==> flow/design.v <==
module SP_wocg(
	clk,
	rst_n,
	in_valid,
	in_data,
	in_mode,
	out_valid,
	out_data
);
input clk, rst_n, in_valid;
input [2:0] in_mode;
input [8:0] in_data;
output reg out_valid;
output reg [8:0] out_data;
genvar idx;
integer i;
localparam IDLE = 4'b0000;
localparam INV  = 4'b0001;
localparam MUL  = 4'b0010;
localparam SORT = 4'b0100;
localparam SUM  = 4'b1000;
reg [3:0] cur_state,next_state;
reg [4:0] cnt;
reg [2:0] cnt_data;
reg [8:0] data_temp;
reg [10:0] data_sum [0:5]; 
reg [2:0] mode_r;
wire idle_state = cur_state == IDLE;
wire inv_in_valid  = cur_state[0] && cnt < 6;
wire mul_in_valid  = cur_state[1] && cnt < 6;
wire sort_in_valid = cur_state[2] && cnt < 6;
wire sum_in_valid  = cur_state[3] && cnt < 6;
wire inv_out_valid,mul_out_valid,sort_out_valid;
wire [8:0] inv_out_data,mul_out_data,sort_out_data;
wire [8:0] sum_mod_out_w;   
wire inv_done  = cur_state[0] && cnt == 'd18;
wire mul_done  = cur_state[1] && cnt == 'd12;
wire sort_done = cur_state[2] && cnt == 'd11;
reg  sum_done ;
wire mode0_cnt_flag = cur_state[3] && mode_r == 'd0 && cnt == 'd5;
always @(posedge clk or negedge rst_n) begin
	if (!rst_n) begin
		cur_state <= IDLE;
	end
	else begin
		cur_state <= next_state;
	end
end
always @(*) begin
	case(cur_state)
		IDLE : next_state = in_valid  ? in_mode[0] ? INV : in_mode[1] ? MUL : in_mode[2] ? SORT : SUM : IDLE;
		INV  : next_state = inv_done  ? mode_r[1] ? MUL : mode_r[2] ? SORT : SUM : INV;
		MUL  : next_state = mul_done  ? mode_r[2] ? SORT : SUM : MUL;
		SORT : next_state = sort_done ? SUM : SORT;
		SUM  : next_state = sum_done  ? IDLE : SUM;
		default : next_state = IDLE;
	endcase
end
always @(*) begin 
	if(cur_state[3]) begin
		if(mode_r == 'd0) sum_done = cnt == 'd12;
		else sum_done = cnt == 'd7;
	end
	else sum_done = 0;
end
always @(posedge clk or negedge rst_n) begin
	if (!rst_n) begin
		cnt <= 'd0;
	end
	else begin
		if(idle_state) cnt <= 'd0;
		else if(inv_done | mul_done | sort_done) cnt <= 'd0;
		else cnt <= cnt + 'd1;
	end
end
always @(posedge clk or negedge rst_n) begin
	if (!rst_n) begin
		cnt_data <= 'd0;
	end
	else begin
		if(inv_in_valid)  cnt_data <= cnt_data + 'd1;
		else if(mul_in_valid)  cnt_data <= cnt_data + 'd1;
		else if(sort_in_valid) cnt_data <= cnt_data + 'd1;
		else if(mode0_cnt_flag) cnt_data <= 'd1;
		else if(cur_state[3])  cnt_data <= cnt_data + 'd1;
		else if(inv_done | mul_done | sort_done | sum_done) cnt_data <= 'd0;
	end
end
always @(posedge clk or negedge rst_n) begin
	if (!rst_n) begin
		mode_r <= 'd0;
	end
	else if(in_valid && idle_state)begin
		mode_r <= in_mode;
	end
end
always @(posedge clk or negedge rst_n) begin
	if (!rst_n) begin
		data_temp <= 'd0;
	end
	else begin
		if(in_valid) data_temp <= in_data;
		else if(inv_out_valid)  data_temp <= inv_out_data;
		else if(mul_out_valid)  data_temp <= mul_out_data;
		else if(sort_out_valid) data_temp <= sort_out_data;
	end
end
always @(posedge clk or negedge rst_n) begin
	if (!rst_n) begin
		for(i=0;i<6;i=i+1) begin
			data_sum[i] <= 'd0;
		end
	end
	else begin
		if(inv_in_valid) begin
			data_sum[cnt_data] <= data_sum[cnt_data] + data_temp;   
		end
		else if(mul_in_valid)  begin 
			if(mode_r[0]) data_sum[cnt_data] <= data_sum[cnt_data] + data_temp;   
			else data_sum[cnt_data] <= data_sum[cnt_data] + (data_temp << 1);   
		end
		else if(sort_in_valid) begin
			if(mode_r[1:0] == 'd0) data_sum[cnt_data] <= (data_sum[cnt_data] + data_temp) + (data_temp << 1);   
			else if(mode_r[1]) data_sum[cnt_data] <= data_sum[cnt_data] + data_temp;  
			else data_sum[cnt_data] <= data_sum[cnt_data] + (data_temp << 1);  
		end
		else if(sum_in_valid)  begin
			if(mode_r[2:0] == 'd0) data_sum[cnt_data] <= data_sum[cnt_data] + (data_temp << 2);   
			else if(mode_r[2]) data_sum[cnt_data] <= data_sum[cnt_data] + data_temp;  
			else if(mode_r[1]) data_sum[cnt_data] <= data_sum[cnt_data] + (data_temp << 1);  
			else data_sum[cnt_data] <= (data_sum[cnt_data] + data_temp) + (data_temp << 1);  
		end
		else if(idle_state) begin
			for(i=0;i<6;i=i+1) begin
				data_sum[i] <= 'd0;
			end
		end
	end
end
always @(posedge clk or negedge rst_n) begin
	if (!rst_n) begin
		out_data <= 'd0;
	end
	else begin
		if(sum_done) out_data <= 'd0;
		else if(cur_state[3]) begin 
			if(mode_r == 'd0) out_data <= cnt > 'd5 ? sum_mod_out_w : 'd0;
			else out_data <= cnt > 'd0 ? sum_mod_out_w : 'd0;
		end
	end
end
always @(posedge clk or negedge rst_n) begin
	if (!rst_n) begin
		out_valid <= 0;
	end
	else begin
		if(sum_done) out_valid <= 0;
		else if(cur_state[3]) begin 
			if(mode_r == 'd0) out_valid <= cnt > 'd5 ? 1 : 0;
			else out_valid <= cnt > 'd0 ? 1 : 0;
		end
	end
end
Modular_Inv Inv_inst (.clk(clk),.rst_n(rst_n),.in_valid(inv_in_valid),.in_data(data_temp),.out_valid(inv_out_valid) ,.out_data(inv_out_data));
Modular_Mul Mul_inst (.clk(clk),.rst_n(rst_n),.in_valid(mul_in_valid),.in_data(data_temp),.out_valid(mul_out_valid) ,.out_data(mul_out_data));
Sort      Sort_inst (.clk(clk),.rst_n(rst_n),.in_valid(sort_in_valid),.in_data(data_temp),.out_valid(sort_out_valid),.out_data(sort_out_data));
Modular_509 U_inst_C(.in_data({7'd0,data_sum[cnt_data - 1]}),.out_data(sum_mod_out_w));
endmodule
module Modular_509(in_data,out_data);
parameter BIAS = 9'd509;
input [17:0] in_data;
output reg [8:0] out_data;
wire  [10:0] tmp = (in_data[8:0] + in_data[17:9]) + (in_data[17:9] << 1);
wire  [10:0] tmp_bias_509  = tmp - BIAS;
wire  [10:0] tmp_bias_1018 = tmp - (BIAS<<1);
wire  [10:0] tmp_bias_1527 = tmp - (BIAS<<1) - BIAS;
wire  [10:0] tmp_bias_2036 = tmp - (BIAS<<2);
always @(*) begin
	if(tmp < BIAS) out_data = tmp;
	else if(tmp_bias_509  < BIAS) out_data = tmp_bias_509 ;
	else if(tmp_bias_1018 < BIAS) out_data = tmp_bias_1018;
	else if(tmp_bias_1527 < BIAS) out_data = tmp_bias_1527;
	else out_data = tmp_bias_2036;
end
endmodule
module Modular_Inv(clk,rst_n,in_valid,in_data,out_valid,out_data);
input  [8:0] in_data;
input  clk,rst_n,in_valid;
output out_valid;
output [8:0] out_data;
localparam IDLE = 2'b00;
localparam CAL  = 2'b01;
localparam OUT  = 2'b10;
reg [1:0] cur_state,next_state;
reg [5:0] st_end_flag_r;
reg pulse;
reg [3:0] cnt;
reg [17:0] data_A_r[0:5],data_B_r[0:5];
wire cal_done = cnt == 'd12;
wire out_done = cnt == 'd5 && cur_state[1];
reg  [5:0] stall_flag_r;
wire  [8:0] modA_out_w[0:2];
wire  [8:0] modB_out_w[0:2];
reg  [17:0] modA_in_w [0:2];
reg  [17:0] modB_in_w [0:2];
wire [17:0] mulA_out_w[0:2];
wire [17:0] mulB_out_w[0:2];
reg   [8:0] mulA_in_w [0:2];
reg   [8:0] mulB_in_w [0:2];
genvar idx;
integer i;
assign out_valid = cur_state[1];
assign out_data = out_valid ? data_A_r[cnt] : 'd0;
always @(posedge clk or negedge rst_n) begin
	if (!rst_n) begin
		cur_state <= IDLE;
	end
	else begin
		cur_state <= next_state;
	end
end
always @(*) begin
	case(cur_state)
		IDLE:next_state = in_valid ? CAL : IDLE;
		CAL :next_state = cal_done ? OUT : CAL ;
		OUT :next_state = out_done ? IDLE: OUT ;
		default: next_state = IDLE;
	endcase
end
generate
	for(idx=0;idx<3;idx=idx+1) begin
		Modular_509 U_inst_A(.in_data(modA_in_w[idx]),.out_data(modA_out_w[idx]));
		Modular_509 U_inst_B(.in_data(modB_in_w[idx]),.out_data(modB_out_w[idx]));
	end
endgenerate
generate
	for(idx=0;idx<3;idx=idx+1) begin
		assign mulA_out_w[idx] =  mulA_in_w[idx] * mulB_in_w[idx];
		assign mulB_out_w[idx] =  mulB_in_w[idx] * mulB_in_w[idx];
	end
endgenerate
always @(*) begin 
	for(i=0;i<3;i=i+1) begin
		if(pulse)
			mulA_in_w[i] = data_A_r[2*i];
		else
			mulA_in_w[i] = data_A_r[2*i+1];
	end
end
always @(*) begin 
	for(i=0;i<3;i=i+1) begin
		if(pulse)
			mulB_in_w[i] = data_B_r[2*i];
		else
			mulB_in_w[i] = data_B_r[2*i+1];
	end
end
always @(*) begin 
	for(i=0;i<3;i=i+1) begin
		if(!pulse)
			modA_in_w[i] = data_A_r[2*i];
		else
			modA_in_w[i] = data_A_r[2*i+1];
	end
end
always @(*) begin 
	for(i=0;i<3;i=i+1) begin
		if(!pulse)
			modB_in_w[i] = data_B_r[2*i];
		else
			modB_in_w[i] = data_B_r[2*i+1];
	end
end
always @(posedge clk or negedge rst_n) begin
	if (!rst_n) begin
		cnt <= 'd0;
	end
	else begin
		if(in_valid) cnt <= cnt + 'd1;
		else if(cal_done | out_done) cnt <= 'd0;
		else if(cur_state[1]) cnt <= cnt + 'd1;
		else if(pulse) cnt <= cnt + 'd1;
	end
end
always @(posedge clk or negedge rst_n) begin
	if (!rst_n) begin
		stall_flag_r <= 'd0;
	end
	else begin
		if(cnt == 'd3 && cur_state[0]) stall_flag_r <= 6'b000001;
		else if(cnt == 'd4 && cur_state[0]) stall_flag_r <= 6'b000011;
		else stall_flag_r <= stall_flag_r << 1;
	end
end
always @(posedge clk or negedge rst_n) begin
	if (!rst_n) begin
		pulse <= 0;
	end
	else begin
		if(out_done) pulse <= 0;
		else if(cur_state[0] | cur_state[1]) pulse <= ~pulse;
	end
end
always @(posedge clk or negedge rst_n) begin
	if (!rst_n) begin
		st_end_flag_r <= 'd0;
	end
	else begin
		if(in_valid) st_end_flag_r[cnt] <= 1;
		else if(cur_state[1]) st_end_flag_r[cnt] <= 0;
	end
end
always @(posedge clk or negedge rst_n) begin
	if (!rst_n) begin
		for(i=0;i<6;i=i+1) begin
			data_A_r[i] <= 'd0;
		end
	end
	else begin
		for(i=0;i<6;i=i+2) begin  
			if(in_valid && cnt == i)  data_A_r[i] <= in_data;
			else if(stall_flag_r[i])  data_A_r[i] <= data_A_r[i];
			else if(st_end_flag_r[i]) data_A_r[i] <= !pulse ? modA_out_w[i>>1] : mulA_out_w[i>>1];
			else data_A_r[i] <= 'd0;
		end
		for(i=1;i<6;i=i+2) begin  
			if(in_valid && cnt == i)  data_A_r[i] <= in_data;
			else if(stall_flag_r[i])  data_A_r[i] <= data_A_r[i];
			else if(st_end_flag_r[i]) data_A_r[i] <= !pulse ? mulA_out_w[i>>1] : modA_out_w[i>>1];
			else data_A_r[i] <= 'd0;
		end
	end
end
always @(posedge clk or negedge rst_n) begin
	if (!rst_n) begin
		for(i=0;i<6;i=i+1) begin
			data_B_r[i] <= 'd0;
		end
	end
	else begin
		for(i=0;i<6;i=i+2) begin  
			if(in_valid && cnt == i) data_B_r[i] <= in_data*in_data;
			else if(st_end_flag_r[i]) data_B_r[i] <= !pulse ? modB_out_w[i>>1] : mulB_out_w[i>>1] ;
			else data_B_r[i] <= 'd0;
		end
		for(i=1;i<6;i=i+2) begin  
			if(in_valid && cnt == i) data_B_r[i] <= in_data*in_data;
			else if(st_end_flag_r[i]) data_B_r[i] <= !pulse ? mulB_out_w[i>>1] : modB_out_w[i>>1];
			else data_B_r[i] <= 'd0;
		end
	end
end
endmodule
module Modular_Mul(clk,rst_n,in_valid,in_data,out_valid,out_data);
input  [8:0] in_data;
input  clk,rst_n,in_valid;
output out_valid;
output [8:0] out_data;
localparam IDLE = 2'b00;
localparam CAL  = 2'b01;
localparam OUT  = 2'b10;
reg [1:0] cur_state,next_state;
reg [3:0] cnt;
reg [8:0] b_r[0:5];
reg [8:0] tmp_mod_r;
reg [8:0] tmp1_r;
reg [8:0] tmp2_r;
reg [8:0] tmp3_r;
reg [8:0] tmp4_r;
reg [17:0] tmp_r;
genvar idx;
integer i;
wire [8:0] mod_out_w;
reg  [8:0] in_mul_A_w,in_mul_B_w;
Modular_509 U_inst_C(.in_data(tmp_r),.out_data(mod_out_w));
assign out_valid = cur_state[1];
assign out_data  = out_valid ? tmp_mod_r : 'd0;
always @(posedge clk or negedge rst_n) begin
	if (!rst_n) begin
		cur_state <= IDLE;
	end
	else begin
		cur_state <= next_state;
	end
end
always @(*) begin
	case(cur_state)
		IDLE:next_state = in_valid ? CAL : IDLE;
		CAL :next_state = cnt == 'd10 ? OUT : CAL ;
		OUT :next_state = cnt == 'd0 ? IDLE: OUT ;
		default: next_state = IDLE;
	endcase
end
always @(*) begin
	if(in_valid) begin
		in_mul_A_w = b_r[0];
	end
	else begin
		case(cnt)
			'd5 :in_mul_A_w = b_r[0];
			'd6 :in_mul_A_w = tmp_mod_r;
			'd7 :in_mul_A_w = tmp2_r;
			'd8 :in_mul_A_w = tmp1_r;
			'd9 :in_mul_A_w = b_r[0];
			'd10:in_mul_A_w = b_r[1];
			'd11:in_mul_A_w = b_r[2];
			'd12:in_mul_A_w = b_r[3];
			'd13:in_mul_A_w = b_r[4];
			'd14:in_mul_A_w = b_r[5];
			default:in_mul_A_w = 'd0;
		endcase
	end
end
always @(*) begin
	if(in_valid) begin
		in_mul_B_w = in_data;
	end
	else begin
		case(cnt)
			'd5 :in_mul_B_w = b_r[5];
			'd6 :in_mul_B_w = tmp4_r;
			'd7 :in_mul_B_w = tmp4_r;
			'd8 :in_mul_B_w = tmp4_r;
			'd9 :in_mul_B_w = tmp_mod_r;
			'd10:in_mul_B_w = tmp_mod_r;
			'd11:in_mul_B_w = tmp3_r;
			'd12:in_mul_B_w = tmp3_r;
			'd13:in_mul_B_w = tmp1_r;
			'd14:in_mul_B_w = tmp2_r;
			default:in_mul_B_w = 'd0;
		endcase
	end
end
always @(posedge clk or negedge rst_n) begin
	if (!rst_n) begin
		cnt <= 'd0;
	end
	else begin
		if(cur_state[0] | cur_state[1]) cnt <= cnt + 'd1; 
		else if(cur_state == IDLE) cnt <= 'd0;
	end
end
always @(posedge clk or negedge rst_n) begin
	if (!rst_n) begin
		for(i=0;i<6;i=i+1) begin
			b_r[i] <= 'd0;
		end
	end
	else begin
		if(in_valid) begin
			for(i=0;i<5;i=i+1) begin
				b_r[0] <= in_data;
				b_r[i+1] <= b_r[i];
			end
		end
	end
end
always @(posedge clk or negedge rst_n) begin
	if (!rst_n) begin
		tmp_r <= 'd0;
	end
	else begin
		tmp_r <= in_mul_A_w * in_mul_B_w;
	end
end
always @(posedge clk or negedge rst_n) begin
	if (!rst_n) begin
		tmp_mod_r <= 'd0;
	end
	else begin
		tmp_mod_r <= mod_out_w;
	end
end
always @(posedge clk or negedge rst_n) begin
	if (!rst_n) begin
		tmp1_r <= 'd0;
	end
	else begin
		tmp1_r <= cur_state[1] ? tmp1_r : tmp_mod_r;
	end
end
always @(posedge clk or negedge rst_n) begin
	if (!rst_n) begin
		tmp2_r <= 'd0;
	end
	else begin
		tmp2_r <= cur_state[1] ? tmp2_r : tmp1_r;
	end
end
always @(posedge clk or negedge rst_n) begin
	if (!rst_n) begin
		tmp3_r <= 'd0;
	end
	else begin
		tmp3_r <= cur_state[1] ? tmp3_r : tmp2_r;
	end
end
always @(posedge clk or negedge rst_n) begin
	if (!rst_n) begin
		tmp4_r <= 'd0;
	end
	else begin
		tmp4_r <= tmp3_r;
	end
end
endmodule
module Sort(clk,rst_n,in_valid,in_data,out_valid,out_data);
input  [8:0] in_data;
input  clk,rst_n,in_valid;
output out_valid;
output [8:0] out_data;
integer i;
reg [8:0] data_r[0:5];
reg [4:0] st_flag_r;
reg [1:0] cur_state,next_state;
localparam IDLE = 2'b00;
localparam RD   = 2'b01;
localparam SORT = 2'b10;
localparam OUT  = 2'b11;
wire sort_done = st_flag_r == 'd1 && cur_state == SORT;
wire rd_done = st_flag_r[0] && cur_state == RD;
wire out_done = st_flag_r == 0 && cur_state == OUT;
assign out_valid = cur_state == OUT;
assign out_data  = out_valid ? data_r[5] : 'd0;
always @(posedge clk or negedge rst_n) begin
	if (!rst_n) begin
		cur_state <= IDLE;
	end
	else begin
		cur_state <= next_state;
	end
end
always @(*) begin
	case(cur_state)
		IDLE:next_state = in_valid  ? RD   : IDLE;
		RD  :next_state = rd_done   ? SORT : RD  ;
		SORT:next_state = sort_done ? OUT  : SORT;
		OUT: next_state = out_done  ? IDLE : OUT ;
		default: next_state = IDLE;
	endcase
end
always @(posedge clk or negedge rst_n) begin
	if (!rst_n) begin
		st_flag_r <= 'd0;
	end
	else if (cur_state == IDLE || sort_done) begin
		st_flag_r <= 'b10000;
	end
	else if(rd_done) begin
		st_flag_r <= 'b10101;
	end
	else begin
		st_flag_r <= st_flag_r >> 1;
	end
end
always @(posedge clk or negedge rst_n) begin
	if (!rst_n) begin
		for(i=0;i<6;i=i+1) begin
			data_r[i] <= 'd0;
		end
	end
	else begin
		if(in_valid) begin
			if(in_data > data_r[0]) begin
				data_r[0] <= in_data;
				data_r[1] <= data_r[0];
				data_r[2] <= data_r[1];
				data_r[3] <= data_r[2];
				data_r[4] <= data_r[3];
				data_r[5] <= data_r[4];
			end
			else begin
				data_r[1] <= in_data;
				data_r[2] <= data_r[1];
				data_r[3] <= data_r[2];
				data_r[4] <= data_r[3];
				data_r[5] <= data_r[4];
			end
		end
		else if(cur_state == SORT && st_flag_r[0]) begin   
      		for(i=1;i<5;i=i+2)
      		begin
      		  data_r[i  ] <= (data_r[i] < data_r[i+1]) ? data_r[i+1] : data_r[i  ];
      		  data_r[i+1] <= (data_r[i] < data_r[i+1]) ? data_r[i  ] : data_r[i+1];
      		end
		end
		else if(cur_state == SORT && !st_flag_r[0]) begin
      		for(i=2;i<5;i=i+2)
      		begin
      		  data_r[i  ] <= (data_r[i] < data_r[i+1]) ? data_r[i+1] : data_r[i  ];
      		  data_r[i+1] <= (data_r[i] < data_r[i+1]) ? data_r[i  ] : data_r[i+1];
      		end
		end
		else if(cur_state == OUT) begin
      		for(i=0;i<5;i=i+1)
      		begin
      		  data_r[i+1] <= data_r[i];
      		end
		end
		else if(cur_state == IDLE) begin
			for(i=0;i<6;i=i+1) begin
				data_r[i] <= 'd0;
			end
		end
	end
end
endmodule
Memo
Re: synthesis data of SP_wocg

Step by step through the tools: SP_wocg
Module SP_wocg before and after one edit of its RTL, step after step.
"original" refers to lines of the RTL above, "edited" to lines of the edited file.
"difference": "edited" minus "original" as printed here. "relative change": 100 x difference / "original".
Operators carry their Yosys type and port widths (W data, S select, Z words).
Cell names lack the library's common part.
Not given: -
Inputs
  design top: SP_wocg
  clock port: clk
  library: sky130hd
  library corner: tt_025C_1v80

Diff
The edit as a unified diff against the file above.
The edited RTL no longer does the same as the RTL above: the edit was made by script, with no optimisation intended.
begin of diff
@@ -156,5 +156,5 @@
 	else begin
 		if(sum_done) out_valid <= 0;
-		else if(cur_state[3]) begin 
+		else begin 
 			if(mode_r == 'd0) out_valid <= cnt > 'd5 ? 1 : 0;
 			else out_valid <= cnt > 'd0 ? 1 : 0;
end of diff

Word-level counts
Yosys after proc, flatten, opt, wreduce and memory -nomap, before mapping. Print and check cells are not counted. Equal cells are merged and count once.
Word-level totals
  bits in latches: original 0, edited 0, difference 0
  bits in registers: original 519, edited 519, difference 0, relative change 0.00%
  bits in read-only memories: original 0, edited 0, difference 0
  memories: original 0, edited 0, difference 0
  elaborated cells: original 688, edited 687, difference -1, relative change -0.15%
  memory bits (writable): original 0, edited 0, difference 0
  clocked read ports x word width: original 0, edited 0, difference 0
Operators by class
  reduce/logical cells: original 66, edited 66, difference 0, relative change 0.00%
  multiply operators: original 8, edited 8, difference 0, relative change 0.00%
  eq/ne operators: original 88, edited 88, difference 0, relative change 0.00%
  add/subtract/negate cells: original 66, edited 66, difference 0, relative change 0.00%
  muxes and demuxes: original 355, edited 354, difference -1, relative change -0.28%
  bitwise logic cells: original 11, edited 11, difference 0, relative change 0.00%
  magnitude comparators: original 40, edited 40, difference 0, relative change 0.00%
  shift-type cells: original 2, edited 2, difference 0, relative change 0.00%
  div/mod/pow operators: original 0, edited 0, difference 0
Operators with widths
  $mux W1: original 13, edited 12, difference -1, relative change -7.69%
Unchanged operator kinds not shown: 75.

Logic depth
Depth = most cells in a row (Yosys ltp): at word level without a register or memory, in the mapped netlist without a sequential cell, where the memories' decode and read muxes count.
Depth
  depth after elaboration: original 19, edited 19, difference 0, relative change 0.00%
  ABC_AREA: original 0, edited 0
  mapped depth: original 32, edited 32, difference 0, relative change 0.00%

Synthesis result
Yosys stat after the flow's synthesis: flattened, memories mapped to cells. It holds for the ABC_AREA given above (unset counts as 0); a run with the other value may have another netlist.
Cells by type
  o21ai_1: original 45, edited 8, difference -37, relative change -82.22%
  nand2_1: original 739, edited 773, difference +34, relative change +4.60%
  a31oi_1: original 40, edited 65, difference +25, relative change +62.50%
  a22oi_1: original 92, edited 68, difference -24, relative change -26.09%
  inv_1: original 694, edited 715, difference +21, relative change +3.03%
  o21bai_1: original 32, edited 53, difference +21, relative change +65.62%
  nor2_1: original 589, edited 573, difference -16, relative change -2.72%
  nor2b_1: original 66, edited 51, difference -15, relative change -22.73%
  a222oi_1: original 52, edited 37, difference -15, relative change -28.85%
  buf_2: original 28, edited 13, difference -15, relative change -53.57%
  o21a_1: original 54, edited 40, difference -14, relative change -25.93%
  and2_1: original 66, edited 79, difference +13, relative change +19.70%
  o211ai_1: original 48, edited 35, difference -13, relative change -27.08%
  mux2i_1: original 107, edited 119, difference +12, relative change +11.21%
  clkbuf_1: original 231, edited 242, difference +11, relative change +4.76%
  a211oi_2: original 12, edited 1, difference -11, relative change -91.67%
  o311ai_0: original 2, edited 13, difference +11, relative change +550.00%
  mux2_2: original 244, edited 254, difference +10, relative change +4.10%
Unchanged cell types not shown: 11.
Not every row of either side is listed.
Synthesis totals
  cell count: original 6860, edited 6894, difference +34, relative change +0.50%
  mapped flip-flops: original 521, edited 521, difference 0, relative change 0.00%
  chip area (Yosys) (um^2): original 59716.0, edited 59712.3, difference -3.7, relative change -0.01%
The figures by module come from a second, unflattened synthesis with its own total; it is not the netlist above.
Unflattened totals
  cells (unflattened synthesis): original 7560, edited 7515, difference -45, relative change -0.60%
  area (unflattened synthesis) (um^2): original 65845.7, edited 65748.1, difference -97.6, relative change -0.15%
Each row is one instance without its submodules.
By module, original
  Modular_Inv: instances 1, cells 3109, seq. area 5880.6 um^2, area 28041.9 um^2
  Modular_509: instances 8, cells 288, seq. area 0.0 um^2, area 2122.0 um^2
  Modular_Mul: instances 1, cells 780, seq. area 3078.0 um^2, area 8480.6 um^2
  SP_wocg: instances 1, cells 944, seq. area 2502.4 um^2, area 8227.9 um^2
  Sort: instances 1, cells 423, seq. area 1577.8 um^2, area 4119.0 um^2
By module, edited
  Modular_Inv: instances 1, cells 3109, seq. area 5880.6 um^2, area 28041.9 um^2
  Modular_509: instances 8, cells 288, seq. area 0.0 um^2, area 2122.0 um^2
  Modular_Mul: instances 1, cells 780, seq. area 3078.0 um^2, area 8480.6 um^2
  SP_wocg: instances 1, cells 899, seq. area 2502.4 um^2, area 8130.3 um^2
  Sort: instances 1, cells 423, seq. area 1577.8 um^2, area 4119.0 um^2

Worst setup path after synthesis
Path of least setup slack by OpenSTA after synthesis, without wires, with an ideal clock, recovery checks aside; 20% of the period is set as input and as output delay. Where synthesis merged equal registers, the netlist keeps one of their names.
Timing post-synthesis
  kind: original register to register, edited register to register
  start: original reg Inv_inst.pulse, edited reg Inv_inst.pulse
  end: original reg Inv_inst.data_A_r[3][4], edited reg Inv_inst.data_A_r[2][7]
  buffers on the path: original 5, edited 4, difference -1, relative change -20.00%
  delay of the path (ns): original 6.711, edited 6.812, difference +0.101, relative change +1.50%
  time at the first pin (ns): original 0.000, edited 0.000, difference 0.000
  driving pins on the path: original 24, edited 22, difference -2, relative change -8.33%
  clock period (ns): original 8.0, edited 8.0, difference 0.0, relative change 0.00%
  data required time (ns): original 7.927, edited 7.936, difference +0.009, relative change +0.11%
  slack (ns): original 1.289, edited 1.189, difference -0.100
  arrival time (ns): original 6.638, edited 6.748, difference +0.110, relative change +1.66%
  synthesis period reached (ns): original 6.711, edited 6.811, difference +0.100, relative change +1.49%
"delay of the path" = arrival - input delay + setup time.
"driving pins on the path" counts driving pins, that of a launching flip-flop among them; a cell with two outputs on the path counts twice.
"synthesis period reached" = period - worst setup slack (recovery checks aside). The figure is calculated, with input and output delays left at 20% of the set period.
Between the ends stands the longest chain of elaborated cells between them, by number of cells; it is not shown to be the way that was timed. Of several equally long chains one is given.
Each line given opens the expression or statement behind the cell; cells for indexed reads and writes are added by Yosys, which also makes memories of some case tables.
At most two assigning lines are given for a register; there are more.
Between the ends, post-synthesis, original
  cell sequence: dfrtp_1 > clkbuf_1 > clkbuf_1 > clkbuf_1 > buf_1 > mux2_2 > fa_1 > ha_1 > fa_1 > xor2_1 > clkbuf_1 > ha_1 > a21o_1 > o21ai_0 > or4_1 > nor4_2 > a32o_1 > o32ai_1 > nor4_4 > a2bb2oi_2 > a21boi_1 > or3_1 > a21o_1 > a21oi_2
  cells in the longest elaborated chain: 14
  elaborated cells between the ends (all ways): 22
  classes of those cells: add/sub: 6; mul: 1; compare: 4; mux: 11
RTL lines, path post-synthesis, original
  from (decl): line 196  | reg pulse;
  from (assign): line 297  | pulse <= 0;
  from (assign): line 301  | else if(cur_state[0] | cur_state[1]) pulse <= ~pulse;
  $mux W18: line 260  | if(!pulse)
  $add A9 B9 Y10: line 173  | wire  [10:0] tmp = (in_data[8:0] + in_data[17:9]) + (in_data[17:9] << 1);
  $add A10 B10 Y11: line 173
  $sub A11 B10 Y11: line 176  | wire  [10:0] tmp_bias_1527 = tmp - (BIAS<<1) - BIAS;
  $sub A11 B9 Y11: line 176
  $lt A11 B9 Y1: line 182  | else if(tmp_bias_1527 < BIAS) out_data = tmp_bias_1527;
  $mux W9: line 182
  $mux W9: line 181  | else if(tmp_bias_1018 < BIAS) out_data = tmp_bias_1018;
  $mux W9: line 180  | else if(tmp_bias_509 < BIAS) out_data = tmp_bias_509 ;
  $mux W9: line 179  | if(tmp < BIAS) out_data = tmp;
  $mux W18 x2: line 329  | else if(st_end_flag_r[i]) data_A_r[i] <= !pulse ? mulA_out_w[i>>1] : modA_out_w[i>>1];
  $mux W18: line 328  | else if(stall_flag_r[i]) data_A_r[i] <= data_A_r[i];
  $mux W18: line 327  | if(in_valid && cnt == i) data_A_r[i] <= in_data;
  to (assign): line 327
  to (assign): line 328
  to (decl): line 198  | reg [17:0] data_A_r[0:5],data_B_r[0:5];
Between the ends, post-synthesis, edited
  cell sequence: dfrtp_1 > clkbuf_1 > clkbuf_1 > buf_1 > clkbuf_1 > mux2_2 > fa_1 > ha_1 > fa_1 > inv_1 > ha_1 > a21oi_1 > xnor3_1 > or3_4 > a211o_1 > o211a_1 > o21a_1 > nor4_4 > mux2i_1 > or3_1 > a2111oi_0 > o32a_2
  cells in the longest elaborated chain: 14
  elaborated cells between the ends (all ways): 22
  classes of those cells: add/sub: 6; mul: 1; compare: 4; mux: 11
RTL lines, path post-synthesis, edited
  from (decl): line 196  | reg pulse;
  from (assign): line 297  | pulse <= 0;
  from (assign): line 301  | else if(cur_state[0] | cur_state[1]) pulse <= ~pulse;
  $mux W18: line 260  | if(!pulse)
  $add A9 B9 Y10: line 173  | wire  [10:0] tmp = (in_data[8:0] + in_data[17:9]) + (in_data[17:9] << 1);
  $add A10 B10 Y11: line 173
  $sub A11 B10 Y11: line 176  | wire  [10:0] tmp_bias_1527 = tmp - (BIAS<<1) - BIAS;
  $sub A11 B9 Y11: line 176
  $lt A11 B9 Y1: line 182  | else if(tmp_bias_1527 < BIAS) out_data = tmp_bias_1527;
  $mux W9: line 182
  $mux W9: line 181  | else if(tmp_bias_1018 < BIAS) out_data = tmp_bias_1018;
  $mux W9: line 180  | else if(tmp_bias_509 < BIAS) out_data = tmp_bias_509 ;
  $mux W9: line 179  | if(tmp < BIAS) out_data = tmp;
  $mux W18 x2: line 323  | else if(st_end_flag_r[i]) data_A_r[i] <= !pulse ? modA_out_w[i>>1] : mulA_out_w[i>>1];
  $mux W18: line 322  | else if(stall_flag_r[i]) data_A_r[i] <= data_A_r[i];
  $mux W18: line 321  | if(in_valid && cnt == i) data_A_r[i] <= in_data;
  to (assign): line 321
  to (assign): line 322
  to (decl): line 198  | reg [17:0] data_A_r[0:5],data_B_r[0:5];

Path in the finished layout
Path of least setup slack in the final report of the runs of pair 1 (OpenROAD, finished layout, wires in). Where an end is a register, its clock arrival counts in the times.
Timing post-layout
  kind: original register to register, edited register to register
  start: original reg Inv_inst.pulse, edited reg Inv_inst.pulse
  end: original reg Inv_inst.data_B_r[0][2], edited reg Inv_inst.data_A_r[5][7]
  slack (ns): original 0.40, edited 0.53, difference +0.13
  arrival time (ns): original 7.77, edited 7.59, difference -0.18, relative change -2.32%
  clock period (ns): original 7.58, edited 7.58, difference 0.00, relative change 0.00%
  buffers on the path: original 2, edited 3, difference +1, relative change +50.00%
  driving pins on the path: original 19, edited 21, difference +2, relative change +10.53%
  data required time (ns): original 8.17, edited 8.12, difference -0.05, relative change -0.61%
  time at the first pin (ns): original 0.70, edited 0.67, difference -0.03, relative change -4.29%
Between the ends stands the longest chain of elaborated cells between them, by number of cells; it is not shown to be the way that was timed. Of several equally long chains one is given.
At most two assigning lines are given for a register; there are more.
Between the ends, post-layout, original
  cell sequence: dfrtp_4 > buf_4 > mux2_2 > fa_1 > ha_1 > fa_1 > inv_1 > ha_1 > xnor2_1 > nor3_1 > nand3_1 > a2111o_1 > and3_1 > or4_1 > buf_4 > mux2i_1 > a22oi_1 > o221ai_1 > a221o_1
  cells in the longest elaborated chain: 13
  elaborated cells between the ends (all ways): 20
  classes of those cells: add/sub: 6; mul: 1; compare: 4; mux: 9
RTL lines, path post-layout, original
  from (decl): line 196  | reg pulse;
  from (assign): line 297  | pulse <= 0;
  from (assign): line 301  | else if(cur_state[0] | cur_state[1]) pulse <= ~pulse;
  $mux W18: line 268  | if(!pulse)
  $add A9 B9 Y10: line 173  | wire  [10:0] tmp = (in_data[8:0] + in_data[17:9]) + (in_data[17:9] << 1);
  $add A10 B10 Y11: line 173
  $sub A11 B10 Y11: line 176  | wire  [10:0] tmp_bias_1527 = tmp - (BIAS<<1) - BIAS;
  $sub A11 B9 Y11: line 176
  $lt A11 B9 Y1: line 182  | else if(tmp_bias_1527 < BIAS) out_data = tmp_bias_1527;
  $mux W9: line 182
  $mux W9: line 181  | else if(tmp_bias_1018 < BIAS) out_data = tmp_bias_1018;
  $mux W9: line 180  | else if(tmp_bias_509 < BIAS) out_data = tmp_bias_509 ;
  $mux W9: line 179  | if(tmp < BIAS) out_data = tmp;
  $mux W18 x2: line 343  | else if(st_end_flag_r[i]) data_B_r[i] <= !pulse ? modB_out_w[i>>1] : mulB_out_w[i>>1] ;
  $mux W18: line 342  | if(in_valid && cnt == i) data_B_r[i] <= in_data*in_data;
  to (assign): line 342
  to (assign): line 343
  to (decl): line 198  | reg [17:0] data_A_r[0:5],data_B_r[0:5];
Between the ends, post-layout, edited
  cell sequence: dfrtp_4 > buf_12 > mux2_2 > fa_1 > ha_1 > fa_1 > inv_1 > ha_1 > a21oi_1 > xnor3_1 > or3_1 > a221oi_1 > nand2_1 > a211o_1 > a21oi_2 > buf_4 > o32a_1 > nor2_1 > a2111oi_0 > buf_4 > o22ai_1
  cells in the longest elaborated chain: 14
  elaborated cells between the ends (all ways): 22
  classes of those cells: add/sub: 6; mul: 1; compare: 4; mux: 11
RTL lines, path post-layout, edited
  from (decl): line 196  | reg pulse;
  from (assign): line 297  | pulse <= 0;
  from (assign): line 301  | else if(cur_state[0] | cur_state[1]) pulse <= ~pulse;
  $mux W18: line 260  | if(!pulse)
  $add A9 B9 Y10: line 173  | wire  [10:0] tmp = (in_data[8:0] + in_data[17:9]) + (in_data[17:9] << 1);
  $add A10 B10 Y11: line 173
  $sub A11 B10 Y11: line 176  | wire  [10:0] tmp_bias_1527 = tmp - (BIAS<<1) - BIAS;
  $sub A11 B9 Y11: line 176
  $lt A11 B9 Y1: line 182  | else if(tmp_bias_1527 < BIAS) out_data = tmp_bias_1527;
  $mux W9: line 182
  $mux W9: line 181  | else if(tmp_bias_1018 < BIAS) out_data = tmp_bias_1018;
  $mux W9: line 180  | else if(tmp_bias_509 < BIAS) out_data = tmp_bias_509 ;
  $mux W9: line 179  | if(tmp < BIAS) out_data = tmp;
  $mux W18 x2: line 329  | else if(st_end_flag_r[i]) data_A_r[i] <= !pulse ? mulA_out_w[i>>1] : modA_out_w[i>>1];
  $mux W18: line 328  | else if(stall_flag_r[i]) data_A_r[i] <= data_A_r[i];
  $mux W18: line 327  | if(in_valid && cnt == i) data_A_r[i] <= in_data;
  to (assign): line 327
  to (assign): line 328
  to (decl): line 198  | reg [17:0] data_A_r[0:5],data_B_r[0:5];

Flow runs
Runs of the flow (Yosys, OpenROAD) on both versions; the two runs of a pair have the same settings. The constraints put input and output delay at 20% of the set period each and load the outputs with 0.01 pF.
Flow settings, pair 1
  CORE_UTILIZATION: 40
  SYNTH_MEMORY_MAX_BITS: 16384
  period_ns: 7.58
  CAP_MARGIN: 20
  CORE_MARGIN: 2
  SLEW_MARGIN: 20
Results, pair 1
  area of the standard cells in the finished layout (um^2): original 64559.4, edited 64889.7, difference +330.3, relative change +0.51%
  area of the die (um^2): original 152397.0, edited 152389.0, difference -8.0, relative change -0.01%
  utilization in the final report: original 0.436, edited 0.438, difference +0.002
  post-synthesis cell area (um^2): original 59716.0, edited 59712.3, difference -3.7, relative change -0.01%
  period reached (ns): original 7.177, edited 7.051, difference -0.126, relative change -1.76%
  total power after layout (W): original 0.028626, edited 0.031288, difference +0.002662, relative change +9.30%
  worst setup slack after layout (ns): original 0.403, edited 0.529, difference +0.126
Flow settings, pair 2
  CORE_ASPECT_RATIO: 1.88
  CORE_UTILIZATION: 38
  CTS_CLUSTER_SIZE: 20
  PLACE_DENSITY_LB_ADDON: 0.07
  SETUP_SLACK_MARGIN: -0.16
  SLEW_MARGIN: 25
  SYNTH_MEMORY_MAX_BITS: 16384
  period_ns: 10.6
  CAP_MARGIN: 20
  CORE_MARGIN: 2
Results, pair 2
  area of the standard cells in the finished layout (um^2): original 64413.0, edited 64361.7, difference -51.3, relative change -0.08%
  area of the die (um^2): original 160492.0, edited 160485.0, difference -7.0, relative change 0.00%
  utilization in the final report: original 0.413, edited 0.412, difference -0.001
  post-synthesis cell area (um^2): original 59716.0, edited 59712.3, difference -3.7, relative change -0.01%
  period reached (ns): original 7.736, edited 7.695, difference -0.041, relative change -0.53%
  worst setup slack after layout (ns): original 2.864, edited 2.905, difference +0.041
By "period reached" is meant the clock period of the run minus its worst setup slack. This is arithmetic on one report: input and output delays are still those of the set period (20% each).
"total power after layout": no workload was simulated; the value follows from the tool's default switching activity.
